==> flow/design.v <==
module axi_timer #(
  parameter AXI_ADDR_BW_p = 12     
) (
  input logic  clk,
  input logic  rst_n,
  input logic [AXI_ADDR_BW_p-1:0] i_axi_awaddr,
  input logic  i_axi_awvalid,
  input logic [31:0] i_axi_wdata,
  input logic i_axi_wvalid,
  input logic i_axi_bready,
  input logic [AXI_ADDR_BW_p-1:0] i_axi_araddr,
  input logic i_axi_arvalid,
  input logic i_axi_rready,
  output logic o_axi_awready,
  output logic o_axi_wready,
  output logic [1:0] o_axi_bresp,
  output logic o_axi_bvalid,
  output logic o_axi_arready,
  output logic [31:0] o_axi_rdata,
  output logic [1:0] o_axi_rresp,
  output logic o_axi_rvalid,
  output logic o_cnt0_en,
  output logic o_cnt0_reload,
  output logic o_cnt0_count_up,
  output logic [31:0] o_cnt0_load_value,
  output logic [31:0] o_cnt0_compare_value,
  input  logic [31:0] i_cnt0_value,
  output logic o_cnt1_en,
  output logic o_cnt1_reload,
  output logic o_cnt1_count_up,
  output logic o_cnt1_src,
  output logic [31:0] o_cnt1_load_value,
  output logic [31:0] o_cnt1_compare_value,
  input  logic [31:0] i_cnt1_value
);
  localparam logic [1:0] RESP_OKAY   = 2'b00;
  localparam logic [1:0] RESP_EXOKAY = 2'b01;
  localparam logic [1:0] RESP_SLVERR = 2'b10;
  localparam logic [1:0] RESP_DECERR = 2'b11;
  logic s_cnt0_en;
  logic s_cnt0_reload;
  logic s_cnt0_count_up;
  logic [31:0] s_cnt0_load_value;
  logic [31:0] s_cnt0_compare_value;
  logic s_cnt1_en;
  logic s_cnt1_reload;
  logic s_cnt1_count_up;
  logic s_cnt1_src;
  logic [31:0] s_cnt1_load_value;
  logic [31:0] s_cnt1_compare_value;
  assign o_cnt0_en = s_cnt0_en;
  assign o_cnt0_reload = s_cnt0_reload;
  assign o_cnt0_count_up = s_cnt0_count_up;
  assign o_cnt0_load_value = s_cnt0_load_value;
  assign o_cnt0_compare_value = s_cnt0_compare_value;
  assign o_cnt1_en = s_cnt1_en;
  assign o_cnt1_reload = s_cnt1_reload;
  assign o_cnt1_count_up = s_cnt1_count_up;
  assign o_cnt1_src = s_cnt1_src;
  assign o_cnt1_load_value = s_cnt1_load_value;
  assign o_cnt1_compare_value = s_cnt1_compare_value;
  logic [1:0]  c_axi_wresp;
  logic [3:0]  c_axi_wstrb;
  logic [31:0] c_axi_wdata;
  logic s_axi_wdata_buf_used;
  logic [31:0] s_axi_wdata_buf;
  logic [3:0]  s_axi_wstrb_buf;
  logic [1:0]  s_axi_bresp;
  logic [AXI_ADDR_BW_p-1:0] s_axi_awaddr_buf;
  logic [AXI_ADDR_BW_p-1:0] c_axi_awaddr;
  logic s_axi_awaddr_buf_used;
  logic s_axi_awvalid;
  logic s_axi_wvalid;
  logic s_axi_bvalid;
  logic s_axi_awready;
  logic s_axi_wready;
  logic s_awaddr_done;
  logic [AXI_ADDR_BW_p-1:0] s_axi_awaddr;
  assign o_axi_awready = !s_axi_awaddr_buf_used & s_axi_awvalid;
  assign o_axi_wready  = !s_axi_wdata_buf_used & s_axi_wvalid;
  logic write_response_stalled;
  logic valid_write_address;
  logic valid_write_data;
  assign write_response_stalled = o_axi_bvalid & ~i_axi_bready;
  assign valid_write_address = s_axi_awaddr_buf_used | (i_axi_awvalid & o_axi_awready);
  assign valid_write_data = s_axi_wdata_buf_used | (i_axi_wvalid & o_axi_wready);
  always_ff @(posedge clk) begin
    if (!rst_n) begin
      s_axi_awvalid <= 1'b0;
      s_axi_awaddr_buf_used <= 1'b0;
    end else begin
      s_axi_awvalid <= 1'b1;
      if (i_axi_awvalid && o_axi_awready && (write_response_stalled || !valid_write_data)) begin
        s_axi_awaddr_buf <= i_axi_awaddr;
        s_axi_awaddr_buf_used <= 1'b1;
      end else if (s_axi_awaddr_buf_used && valid_write_data && (!o_axi_bvalid || i_axi_bready)) begin
        s_axi_awaddr_buf_used <= 1'b0;
      end
    end
  end
  always_ff @(posedge clk) begin
    if (!rst_n) begin
      s_axi_wdata_buf_used <= 1'b0;
      s_axi_wvalid <= 1'b0;
    end else begin
      s_axi_wvalid <= 1'b1;
      if (i_axi_wvalid && o_axi_wready && (write_response_stalled || !valid_write_address)) begin
        s_axi_wdata_buf <= i_axi_wdata;
        s_axi_wdata_buf_used <= 1'b1;
      end else if (s_axi_wdata_buf_used && valid_write_address && (!o_axi_bvalid || i_axi_bready)) begin
        s_axi_wdata_buf_used <= 1'b0;
      end
    end
  end
  assign c_axi_awaddr = s_axi_awaddr_buf_used ? s_axi_awaddr_buf : i_axi_awaddr;
  assign c_axi_wdata  = s_axi_wdata_buf_used  ? s_axi_wdata_buf : i_axi_wdata;
  always_ff @(posedge clk) begin
    if (!rst_n) begin
      s_axi_bvalid <= 1'b0;
      s_cnt0_en <= 1'b0;
      s_cnt0_reload <= 1'b0;
      s_cnt0_count_up <= 1'b0;
      s_cnt0_load_value <= '0;
      s_cnt0_compare_value <= '0;
      s_cnt1_en <= 1'b0;
      s_cnt1_reload <= 1'b0;
      s_cnt1_count_up <= 1'b0;
      s_cnt1_src <= 1'b0;
      s_cnt1_load_value <= '0;
      s_cnt1_compare_value <= '0;
    end else begin
      if (valid_write_address && valid_write_data && (!o_axi_bvalid || i_axi_bready)) begin
        s_axi_bresp <= RESP_OKAY;
        s_axi_bvalid <= 1'b1;
        case (c_axi_awaddr[AXI_ADDR_BW_p-1:2])
          'd0 : begin
            s_cnt0_en <= c_axi_wdata[0];
            s_cnt0_reload <= c_axi_wdata[1];
            s_cnt0_count_up <= c_axi_wdata[2];
          end
          'd1 : begin
            s_cnt0_load_value <= c_axi_wdata;
          end
          'd2 : begin
            s_cnt0_compare_value <= c_axi_wdata;
          end
          'd4 : begin
            s_cnt1_en <= c_axi_wdata[0];
            s_cnt1_reload <= c_axi_wdata[1];
            s_cnt1_count_up <= c_axi_wdata[2];
            s_cnt1_src <= c_axi_wdata[3]; 
          end
          'd5 : begin
            s_cnt1_load_value <= c_axi_wdata;
          end
          'd6 : begin
            s_cnt1_compare_value <= c_axi_wdata;
          end
          default: begin
            s_axi_bresp <= RESP_SLVERR;
          end
        endcase
      end else if (o_axi_bvalid && i_axi_bready && !(valid_write_address && valid_write_data)) begin
        s_axi_bvalid <= 1'b0;
      end
    end
  end
  assign o_axi_bresp = s_axi_bresp;
  assign o_axi_bvalid = s_axi_bvalid;
  logic s_axi_rvalid;
  logic [31:0] s_axi_rdata;
  logic [1:0] s_axi_rresp;
  logic s_axi_arready;
  logic [AXI_ADDR_BW_p-1:0] s_araddr_buf;
  logic s_araddr_buf_used;
  logic [AXI_ADDR_BW_p-1:0] c_axi_araddr;
  always_ff @(posedge clk) begin
    if (!rst_n) begin
      s_araddr_buf_used <= 1'b0;
      s_axi_arready <= 1'b0;
    end else begin
      s_axi_arready <= 1'b1;
      if (i_axi_arvalid && o_axi_arready && o_axi_rvalid && !i_axi_rready) begin
        s_araddr_buf <= i_axi_araddr;
        s_araddr_buf_used <= 1'b1;
      end 
      else if (s_araddr_buf_used && (!o_axi_rvalid || i_axi_rready)) begin
        s_araddr_buf_used <= 1'b0;
      end
    end
  end
  assign c_axi_araddr = s_araddr_buf_used ? s_araddr_buf : i_axi_araddr;
  assign o_axi_arready = !s_araddr_buf_used & s_axi_arready;
  always_ff @(posedge clk) begin
    if (!rst_n) begin
      s_axi_rvalid <= 1'b0;
    end else begin
      if ((s_araddr_buf_used || (i_axi_arvalid && o_axi_arready)) && (!o_axi_rvalid || i_axi_rready)) begin
        s_axi_rresp <= RESP_OKAY;
        s_axi_rvalid <= 1'b1;
        s_axi_rdata <= '0;
        case (c_axi_araddr[AXI_ADDR_BW_p-1:2])
          'd0 : begin
            s_axi_rdata[0] <= s_cnt0_en;
            s_axi_rdata[1] <= s_cnt0_reload;
            s_axi_rdata[2] <= s_cnt0_count_up;
          end
          'd1 : begin
            s_axi_rdata <= s_cnt0_load_value;
          end
          'd2 : begin
            s_axi_rdata <= s_cnt0_compare_value;
          end
          'd3 : begin
            s_axi_rdata <= i_cnt0_value;
          end
          'd4 : begin
            s_axi_rdata[0] <= s_cnt1_en;
            s_axi_rdata[1] <= s_cnt1_reload; 
            s_axi_rdata[2] <= s_cnt1_count_up;
            s_axi_rdata[3] <= s_cnt1_src; 
          end
          'd5 : begin
            s_axi_rdata <= s_cnt1_load_value;
          end
          'd6 : begin
            s_axi_rdata <= s_cnt1_compare_value;
          end
          'd7 : begin
            s_axi_rdata <= i_cnt1_value;
          end
          default: begin
            s_axi_rdata <= 32'hdeaddead;
            s_axi_rresp <= RESP_SLVERR;
          end
        endcase
      end else if (o_axi_rvalid && i_axi_rready && !s_araddr_buf_used && !(i_axi_arvalid && o_axi_arready)) begin
        s_axi_rvalid <= 1'b0;
      end
    end
  end
  assign o_axi_rdata = s_axi_rdata;
  assign o_axi_rresp = s_axi_rresp;
  assign o_axi_rvalid = s_axi_rvalid;
endmodule
module timer_counter (
  input logic clk,
  input logic rst_n,
  input logic i_cnt0_en,
  input logic i_cnt0_reload,
  input logic i_cnt0_count_up,
  input logic [31:0] i_cnt0_load_value,
  input logic [31:0] i_cnt0_compare_value,
  input logic i_cnt1_en,
  input logic i_cnt1_reload,
  input logic i_cnt1_count_up,
  input logic i_cnt1_src,
  input logic [31:0] i_cnt1_load_value,
  input logic [31:0] i_cnt1_compare_value,
  output logic [31:0] o_cnt0_value,
  output logic [31:0] o_cnt1_value,
  output logic o_cnt0_done,
  output logic o_cnt1_done
);
  logic [31:0] s_cnt0_value;
  logic s_cnt0_done;
  logic [31:0] s_cnt1_value;
  logic s_cnt1_done;
  assign o_cnt0_done = s_cnt0_done & i_cnt0_en;
  assign o_cnt1_done = s_cnt1_done & i_cnt1_en; 
  assign o_cnt0_value = s_cnt0_value;
  assign o_cnt1_value = s_cnt1_value;
  always_ff @(posedge clk) begin
    if (!rst_n) begin
      s_cnt0_done <= 1'b0;
      s_cnt0_value <= '0;
    end else begin
      s_cnt0_done <= 1'b0;
      if (i_cnt0_en) begin
        if (i_cnt0_count_up) begin
          s_cnt0_value <= s_cnt0_value + 1;
        end else begin
          s_cnt0_value <= s_cnt0_value - 1;
        end
        if (s_cnt0_value == i_cnt0_compare_value) begin
          s_cnt0_done <= 1'b1;
          if (i_cnt0_reload) begin
            s_cnt0_value <= i_cnt0_load_value;
          end
        end
      end else begin
        s_cnt0_value <= i_cnt0_load_value;
      end
    end
  end
  always_ff @(posedge clk) begin
    if (!rst_n) begin
      s_cnt1_done <= 1'b0;
      s_cnt1_value <= '0;
    end else begin
      s_cnt1_done <= 1'b0;
      if (i_cnt1_en) begin
        if (!i_cnt1_src || (i_cnt1_src && s_cnt0_done)) begin
          if (i_cnt1_count_up) begin
            s_cnt1_value <= s_cnt1_value + 1;
          end else begin
            s_cnt1_value <= s_cnt1_value - 1;
          end
        end
        if (s_cnt1_value == i_cnt1_compare_value) begin
          s_cnt1_done <= 1'b1;
          if (i_cnt1_reload) begin
            s_cnt1_value <= i_cnt1_load_value;
          end
        end
      end else begin
        s_cnt1_value <= i_cnt1_load_value;
      end
    end
  end
endmodule
module axi_timer_counter_top #(
  parameter AXI_ADDR_BW_p = 12     
) (
  input logic  clk,
  input logic  rst_n,
  input logic [AXI_ADDR_BW_p-1:0] i_axi_awaddr,
  input logic  i_axi_awvalid,
  input logic [31:0] i_axi_wdata,
  input logic i_axi_wvalid,
  input logic i_axi_bready,
  input logic [AXI_ADDR_BW_p-1:0] i_axi_araddr,
  input logic i_axi_arvalid,
  input logic i_axi_rready,
  output logic o_axi_awready,
  output logic o_axi_wready,
  output logic [1:0] o_axi_bresp,
  output logic o_axi_bvalid,
  output logic o_axi_arready,
  output logic [31:0] o_axi_rdata,
  output logic [1:0] o_axi_rresp,
  output logic o_axi_rvalid,
  output logic o_cnt0_done,
  output logic o_cnt1_done
);
  logic s_cnt0_en;
  logic s_cnt0_reload;
  logic s_cnt0_count_up;
  logic [31:0] s_cnt0_load_value;
  logic [31:0] s_cnt0_compare_value;
  logic [31:0] s_cnt0_value;
  logic s_cnt1_en;
  logic s_cnt1_reload;
  logic s_cnt1_count_up;
  logic s_cnt1_src;
  logic [31:0] s_cnt1_load_value;
  logic [31:0] s_cnt1_compare_value;
  logic [31:0] s_cnt1_value;
  axi_timer #(
    .AXI_ADDR_BW_p ( AXI_ADDR_BW_p )
  ) axi_timer_inst (
    .clk                  ( clk                   ),
    .rst_n                ( rst_n                 ),
    .i_axi_awaddr         ( i_axi_awaddr          ),
    .i_axi_awvalid        ( i_axi_awvalid         ),
    .i_axi_wdata          ( i_axi_wdata           ),
    .i_axi_wvalid         ( i_axi_wvalid          ),
    .i_axi_bready         ( i_axi_bready          ),
    .i_axi_araddr         ( i_axi_araddr          ),
    .i_axi_arvalid        ( i_axi_arvalid         ),
    .i_axi_rready         ( i_axi_rready          ),
    .o_axi_awready        ( o_axi_awready         ),
    .o_axi_wready         ( o_axi_wready          ),
    .o_axi_bresp          ( o_axi_bresp           ),
    .o_axi_bvalid         ( o_axi_bvalid          ),
    .o_axi_arready        ( o_axi_arready         ),
    .o_axi_rdata          ( o_axi_rdata           ),
    .o_axi_rresp          ( o_axi_rresp           ),
    .o_axi_rvalid         ( o_axi_rvalid          ),
    .o_cnt0_en            ( s_cnt0_en             ),
    .o_cnt0_reload        ( s_cnt0_reload         ),
    .o_cnt0_count_up      ( s_cnt0_count_up       ),
    .o_cnt0_load_value    ( s_cnt0_load_value     ),
    .o_cnt0_compare_value ( s_cnt0_compare_value  ),
    .i_cnt0_value         ( s_cnt0_value          ),
    .o_cnt1_en            ( s_cnt1_en             ),
    .o_cnt1_reload        ( s_cnt1_reload         ),
    .o_cnt1_count_up      ( s_cnt1_count_up       ),
    .o_cnt1_src           ( s_cnt1_src            ),
    .o_cnt1_load_value    ( s_cnt1_load_value     ),
    .o_cnt1_compare_value ( s_cnt1_compare_value  ),
    .i_cnt1_value         ( s_cnt1_value          )
  );
  timer_counter timer_counter_inst (
    .clk                  ( clk                   ),
    .rst_n                ( rst_n                 ),
    .i_cnt0_en            ( s_cnt0_en             ),
    .i_cnt0_reload        ( s_cnt0_reload         ),
    .i_cnt0_count_up      ( s_cnt0_count_up       ),
    .i_cnt0_load_value    ( s_cnt0_load_value     ),
    .i_cnt0_compare_value ( s_cnt0_compare_value  ),
    .o_cnt0_value         ( s_cnt0_value          ),
    .i_cnt1_en            ( s_cnt1_en             ),
    .i_cnt1_reload        ( s_cnt1_reload         ),
    .i_cnt1_count_up      ( s_cnt1_count_up       ),
    .i_cnt1_src           ( s_cnt1_src            ),
    .i_cnt1_load_value    ( s_cnt1_load_value     ),
    .i_cnt1_compare_value ( s_cnt1_compare_value  ),
    .o_cnt1_value         ( s_cnt1_value          ),
    .o_cnt0_done          ( o_cnt0_done           ),
    .o_cnt1_done          ( o_cnt1_done           )
  );
endmodule
--- tool output ---
* Step by step through the tools: axi_timer_counter_top
Each step is given for the RTL above and for the edited RTL. "original" refers to lines of the RTL above, "edited" to lines of the edited file. "difference" is "edited" less "original", of the values as shown. A cell with n/a has no value.
Set-up: design top axi_timer_counter_top, clock input clk, cell library sky130hd, timing corner tt_025C_1v80

* The edit
Unified diff, file above to edited file. This change comes from a script, not from a designer. The edited design behaves differently; no optimisation was intended.
begin of diff
@@ -281,5 +281,5 @@
           s_cnt0_value <= s_cnt0_value + 1;
         end else begin
-          s_cnt0_value <= s_cnt0_value - 1;
+          s_cnt0_value <= s_cnt0_value ^ 1;
         end
         if (s_cnt0_value == i_cnt0_compare_value) begin
end of diff

* Word-level counts
Source: Yosys, flattened and elaborated, memories not mapped. Widths are those after wreduce. Registers that Yosys merges into a memory's read port (data or address) are not register bits. Print and check cells do not count. Equal cells are merged and count once.
Bit counts:
- register bits after elaboration | original 299, edited 299, difference 0
- input bits | original 63, edited 63, difference 0
- output and inout port bits | original 43, edited 43, difference 0
- word-level cells | original 153, edited 153, difference 0
Cells by class:
- $add $sub $neg | original 4, edited 3, difference -1
- eq/ne operators | original 14, edited 14, difference 0
- mux-type cells | original 32, edited 32, difference 0
- bitwise logic cells | original 11, edited 12, difference +1
- reduce/logical cells | original 61, edited 61, difference 0
Operators with widths:
- 32-bit by 1-bit subtractor with 32-bit output with constant B | original 2, edited 1, difference -1
- 1-bit NOT | original 1, edited 2, difference +1
- 1-bit logical AND | original 21, edited 21, difference 0
- 1-bit two-way mux | original 13, edited 13, difference 0
- 2-bit AND reduction | original 13, edited 13, difference 0
- 1-bit logical NOT | original 11, edited 11, difference 0
- 32-bit two-way mux | original 10, edited 10, difference 0
- 1-bit AND | original 8, edited 8, difference 0
- 10-bit by 3-bit equality test with 1-bit output with constant B | original 7, edited 7, difference 0
- 1-bit logical OR | original 6, edited 6, difference 0
- 2-bit nonzero test | original 5, edited 5, difference 0
- 1-bit case mux with 8-bit select | original 4, edited 4, difference 0
- 10-bit by 2-bit equality test with 1-bit output with constant B | original 3, edited 3, difference 0
- 32-bit by 1-bit adder with 32-bit output with constant B | original 2, edited 2, difference 0
- 10-bit by 1-bit equality test with 1-bit output with constant B | original 2, edited 2, difference 0
- 32-bit equality test | original 2, edited 2, difference 0
- 10-bit logical NOT | original 2, edited 2, difference 0
- 12-bit two-way mux | original 2, edited 2, difference 0
- 2-bit two-way mux | original 2, edited 2, difference 0
- 1-bit bitwise OR | original 2, edited 2, difference 0
- 28-bit case mux with 7-bit select | original 1, edited 1, difference 0
- 2-bit OR reduction | original 1, edited 1, difference 0
- 6-bit OR reduction | original 1, edited 1, difference 0
- 8-bit OR reduction | original 1, edited 1, difference 0

* Longest topological paths
Yosys ltp: most cells in a row. Word level: on the elaborated netlist, between registers, memories and ports. Mapped: between sequential cells and ports; inverters and the memories' decode and read muxes count.
Logic depth:
- depth in word-level cells | original 9, edited 9, difference 0
- ABC_AREA | original 0, edited 0
- depth in mapped cells | original 12, edited 12, difference 0
- mapped depth without buffers | original 11, edited 11, difference 0

* After synthesis
The flow's flattened synthesis, as Yosys stat reports it; memories are mapped. The netlist is that of the ABC_AREA named above (0 if unset); the other value can give another one.
Cell types:
- sky130_fd_sc_hd__nand2_1 | original 77, edited 128, difference +51
- sky130_fd_sc_hd__a21oi_1 | original 86, edited 44, difference -42
- sky130_fd_sc_hd__ha_1 | original 60, edited 31, difference -29
- sky130_fd_sc_hd__a211oi_1 | original 142, edited 169, difference +27
- sky130_fd_sc_hd__o21ai_0 | original 52, edited 33, difference -19
- sky130_fd_sc_hd__a22oi_1 | original 50, edited 31, difference -19
- sky130_fd_sc_hd__a21o_1 | original 38, edited 21, difference -17
- sky130_fd_sc_hd__a221oi_1 | original 6, edited 23, difference +17
- sky130_fd_sc_hd__mux2i_1 | original 58, edited 42, difference -16
- sky130_fd_sc_hd__o21a_1 | original 15, edited 3, difference -12
- sky130_fd_sc_hd__clkbuf_1 | original 81, edited 91, difference +10
- sky130_fd_sc_hd__xor2_1 | original 79, edited 88, difference +9
- sky130_fd_sc_hd__nand3_1 | original 46, edited 37, difference -9
- sky130_fd_sc_hd__a311oi_1 | original 5, edited 13, difference +8
- sky130_fd_sc_hd__xnor2_1 | original 30, edited 24, difference -6
- sky130_fd_sc_hd__inv_1 | original 20, edited 14, difference -6
- sky130_fd_sc_hd__o211ai_1 | original 9, edited 3, difference -6
- sky130_fd_sc_hd__o31a_1 | original 7, edited 1, difference -6
Not every row of either side is listed.
Synthesis totals:
- mapped cells | original 1627, edited 1531, difference -96
- synthesis area (µm²) | original 15364.7, edited 14413.8, difference -950.9
- mapped flip-flops | original 293, edited 293, difference 0
The figures by module come from a second, unflattened synthesis with its own total; it is not the netlist above.
Second synthesis, totals:
- cell total of the unflattened synthesis | original 1752, edited 1624, difference -128
- area total of the unflattened synthesis (µm²) | original 16308.1, edited 15503.6, difference -804.5
Each row is one instance without its submodules.
By module, original:
- axi_timer (AXI_ADDR_BW_p=12) | times used 1, cells 904, area 9862.0 µm², sequential area 5405.2 µm²
- timer_counter | times used 1, cells 848, area 6446.2 µm², sequential area 1321.3 µm²
- axi_timer_counter_top | times used 1, cells 0, area 0.0 µm², sequential area 0.0 µm²
By module, edited:
- axi_timer (AXI_ADDR_BW_p=12) | times used 1, cells 904, area 9862.0 µm², sequential area 5405.2 µm²
- timer_counter | times used 1, cells 720, area 5641.7 µm², sequential area 1321.3 µm²
- axi_timer_counter_top | times used 1, cells 0, area 0.0 µm², sequential area 0.0 µm²

* Path before layout
OpenSTA on the mapped netlist: ideal clock, no wires. The path of least setup slack (recovery checks aside). Input and output delay are each 20% of the period. Register names are those of the netlist, which keeps one name where synthesis merged equal registers.
Timing path post-synthesis:
- kind | original in2reg, edited in2reg
- start | original input port rst_n, edited input port i_axi_awvalid
- end | original register axi_timer_inst.s_axi_wdata_buf[0], edited register axi_timer_inst.s_axi_wdata_buf[0]
- period (ps) | original 5000, edited 5000, difference 0
- external input delay (ps) | original 1000, edited 1000, difference 0
- setup time (ps) | original 513, edited 513, difference 0
- arrival time (ps) | original 4726, edited 4700, difference -26
- path slack (ps) | original -239, edited -213, difference +26
- delay of the path (ps) | original 4239, edited 4213, difference -26
- stages | original 3, edited 3, difference 0
- path buffers | original 1, edited 0, difference -1
- synthesis period reached (ps) | original 5239, edited 5213, difference -26
"delay of the path" = arrival - input delay + setup time. "stages" counts driving pins, that of a launching flip-flop among them; a cell with two outputs on the path counts twice. "synthesis period reached" is the clock period less the worst setup slack; recovery checks do not enter. This is arithmetic on one report: input and output delays are still those of the set period (20% each). The rows between start and end are the longest chain of elaborated cells between them; the timing report does not say that the signal goes this way. Where chains are equally long, one stands for them. Each line given opens the expression or statement behind the cell; cells for indexed reads and writes are added by Yosys, which also makes memories of some case tables.
On the way, post-synthesis, original: path through sky130_fd_sc_hd__clkbuf_1 -> sky130_fd_sc_hd__nand2_1 -> sky130_fd_sc_hd__nor4b_1, length of the longest elaborated chain 1
RTL lines, path post-synthesis, original:
- start: declaration | line 326 | input logic  rst_n,
- 2-bit AND reduction
- end: assignment | line 108 | s_axi_wdata_buf <= i_axi_wdata;
- end: declaration | line 66 | logic [31:0] s_axi_wdata_buf;
On the way, post-synthesis, edited: path through sky130_fd_sc_hd__a21oi_1 -> sky130_fd_sc_hd__nor2_1 -> sky130_fd_sc_hd__nor4b_1, length of the longest elaborated chain 6
RTL lines, path post-synthesis, edited:
- start: declaration | line 328 | input logic  i_axi_awvalid,
- 1-bit AND | line 85 | assign valid_write_address = s_axi_awaddr_buf_used | (i_axi_awvalid & o_axi_awready);
- 1-bit bitwise OR | line 85
- 1-bit logical NOT | line 107 | if (i_axi_wvalid && o_axi_wready && (write_response_stalled || !valid_write_address)) begin
- 1-bit logical OR | line 107
- 1-bit logical AND | line 107
- 2-bit AND reduction
- end: assignment | line 108 | s_axi_wdata_buf <= i_axi_wdata;
- end: declaration | line 66 | logic [31:0] s_axi_wdata_buf;

* Timing after layout
From the final timing report of each run of pair A: the path of least setup slack in the routed layout; clock arrival at registers is part of the times. The report prints the path's times to 10 ps; the period is as set.
Timing path post-layout:
- kind | original reg2reg, edited reg2reg
- start | original register axi_timer_inst.s_cnt0_count_up, edited register axi_timer_inst.s_cnt1_count_up
- end | original register timer_counter_inst.s_cnt0_value[30], edited register timer_counter_inst.s_cnt1_value[26]
- period (ps) | original 5000, edited 5000, difference 0
- setup time (ps) | original 120, edited 60, difference -60
- arrival time (ps) | original 4680, edited 4010, difference -670
- path slack (ps) | original 790, edited 1480, difference +690
- stages | original 12, edited 12, difference 0
- path buffers | original 0, edited 0, difference 0
The rows between start and end are the longest chain of elaborated cells between them; the timing report does not say that the signal goes this way. Where chains are equally long, one stands for them. A register here has more assigning lines than the two given.
On the way, post-layout, original: path through sky130_fd_sc_hd__dfxtp_1 -> sky130_fd_sc_hd__inv_1 -> sky130_fd_sc_hd__ha_1 -> sky130_fd_sc_hd__nor2b_1 -> sky130_fd_sc_hd__o31a_1 -> sky130_fd_sc_hd__o31ai_1 -> sky130_fd_sc_hd__o211ai_1 -> sky130_fd_sc_hd__a211oi_1 -> sky130_fd_sc_hd__o31ai_1 -> sky130_fd_sc_hd__o21ai_0 -> sky130_fd_sc_hd__mux2i_1 -> sky130_fd_sc_hd__o211ai_1, length of the longest elaborated chain 4
RTL lines, path post-layout, original:
- start: declaration | line 42 | logic s_cnt0_count_up;
- start: assignment | line 122 | s_cnt0_count_up <= 1'b0;
- start: assignment | line 139 | s_cnt0_count_up <= c_axi_wdata[2];
- 32-bit two-way mux | line 280 | if (i_cnt0_count_up) begin
- 32-bit two-way mux | line 287 | if (i_cnt0_reload) begin
- 32-bit two-way mux | line 285 | if (s_cnt0_value == i_cnt0_compare_value) begin
- 32-bit two-way mux | line 279 | if (i_cnt0_en) begin
- end: assignment | line 281 | s_cnt0_value <= s_cnt0_value + 1;
- end: assignment | line 283 | s_cnt0_value <= s_cnt0_value - 1;
- end: declaration | line 265 | logic [31:0] s_cnt0_value;
On the way, post-layout, edited: path through sky130_fd_sc_hd__dfxtp_1 -> sky130_fd_sc_hd__inv_1 -> sky130_fd_sc_hd__ha_1 -> sky130_fd_sc_hd__nand3_1 -> sky130_fd_sc_hd__o2bb2ai_1 -> sky130_fd_sc_hd__a31oi_2 -> sky130_fd_sc_hd__o311ai_4 -> sky130_fd_sc_hd__a22oi_2 -> sky130_fd_sc_hd__o41ai_4 -> sky130_fd_sc_hd__nor3_1 -> sky130_fd_sc_hd__or3b_1 -> sky130_fd_sc_hd__a21oi_2, length of the longest elaborated chain 5
RTL lines, path post-layout, edited:
- start: declaration | line 47 | logic s_cnt1_count_up;
- start: assignment | line 127 | s_cnt1_count_up <= 1'b0;
- start: assignment | line 150 | s_cnt1_count_up <= c_axi_wdata[2];
- 32-bit two-way mux | line 304 | if (i_cnt1_count_up) begin
- 32-bit two-way mux | line 303 | if (!i_cnt1_src || (i_cnt1_src && s_cnt0_done)) begin
- 32-bit two-way mux | line 312 | if (i_cnt1_reload) begin
- 32-bit two-way mux | line 310 | if (s_cnt1_value == i_cnt1_compare_value) begin
- 32-bit two-way mux | line 302 | if (i_cnt1_en) begin
- end: assignment | line 305 | s_cnt1_value <= s_cnt1_value + 1;
- end: assignment | line 307 | s_cnt1_value <= s_cnt1_value - 1;
- end: declaration | line 267 | logic [31:0] s_cnt1_value;

* Measured runs
Runs of the flow (Yosys, OpenROAD) on both versions; the two runs of a pair have the same settings. The constraints put input and output delay at 20% of the set period each and load the outputs with 0.01 pF.
Flow settings, pair A: CORE_UTILIZATION 40, period_ns 5.0, CAP_MARGIN 20, CORE_MARGIN 2, SLEW_MARGIN 20
Final reports, pair A:
- chip area after synthesis (Yosys) (µm²) | original 15364.7, edited 14413.8, difference -950.9
- full die area (µm²) | original 39996.0, edited 37568.1, difference -2427.9
- std-cell area (final layout) (µm²) | original 17968.5, edited 16771.1, difference -1197.4
- final design utilization (%) | original 47.6, edited 47.2, difference -0.4
- worst setup slack after layout (ps) | original 787, edited 1483, difference +696
- summed negative setup slack (ps) | original 0, edited 0, difference 0
- worst hold slack after layout (ps) | original 493, edited 510, difference +17
- total power after layout (uW) | original 5099, edited 4862, difference -237
- achieved period (ps) | original 4213, edited 3517, difference -696
Flow settings, pair B: CAP_MARGIN 25, CELL_PAD_IN_SITES_GLOBAL_PLACEMENT 1, CORE_MARGIN 6, CORE_UTILIZATION 22, CTS_CLUSTER_DIAMETER 126, MAX_ROUTING_LAYER met5, PLACE_DENSITY_LB_ADDON 0.07, SETUP_SLACK_MARGIN 0.69, TNS_END_PERCENT 40, period_ns 6.87, SLEW_MARGIN 20
Final reports, pair B:
- chip area after synthesis (Yosys) (µm²) | original 15364.7, edited 14413.8, difference -950.9
- full die area (µm²) | original 76325.1, edited 71805.2, difference -4519.9
- std-cell area (final layout) (µm²) | original 18686.7, edited 17673.2, difference -1013.5
- final design utilization (%) | original 27.2, edited 27.4, difference +0.2
- worst setup slack after layout (ps) | original 2281, edited 2949, difference +668
- summed negative setup slack (ps) | original 0, edited 0, difference 0
- worst hold slack after layout (ps) | original 499, edited 514, difference +15
- total power after layout (uW) | original 4004, edited 4102, difference +98
- achieved period (ps) | original 4589, edited 3921, difference -668
"achieved period" = clock period - worst setup slack. The figure is calculated, with input and output delays left at 20% of the set period. "total power after layout": no workload was simulated; the value follows from the tool's default switching activity.
--- end ---
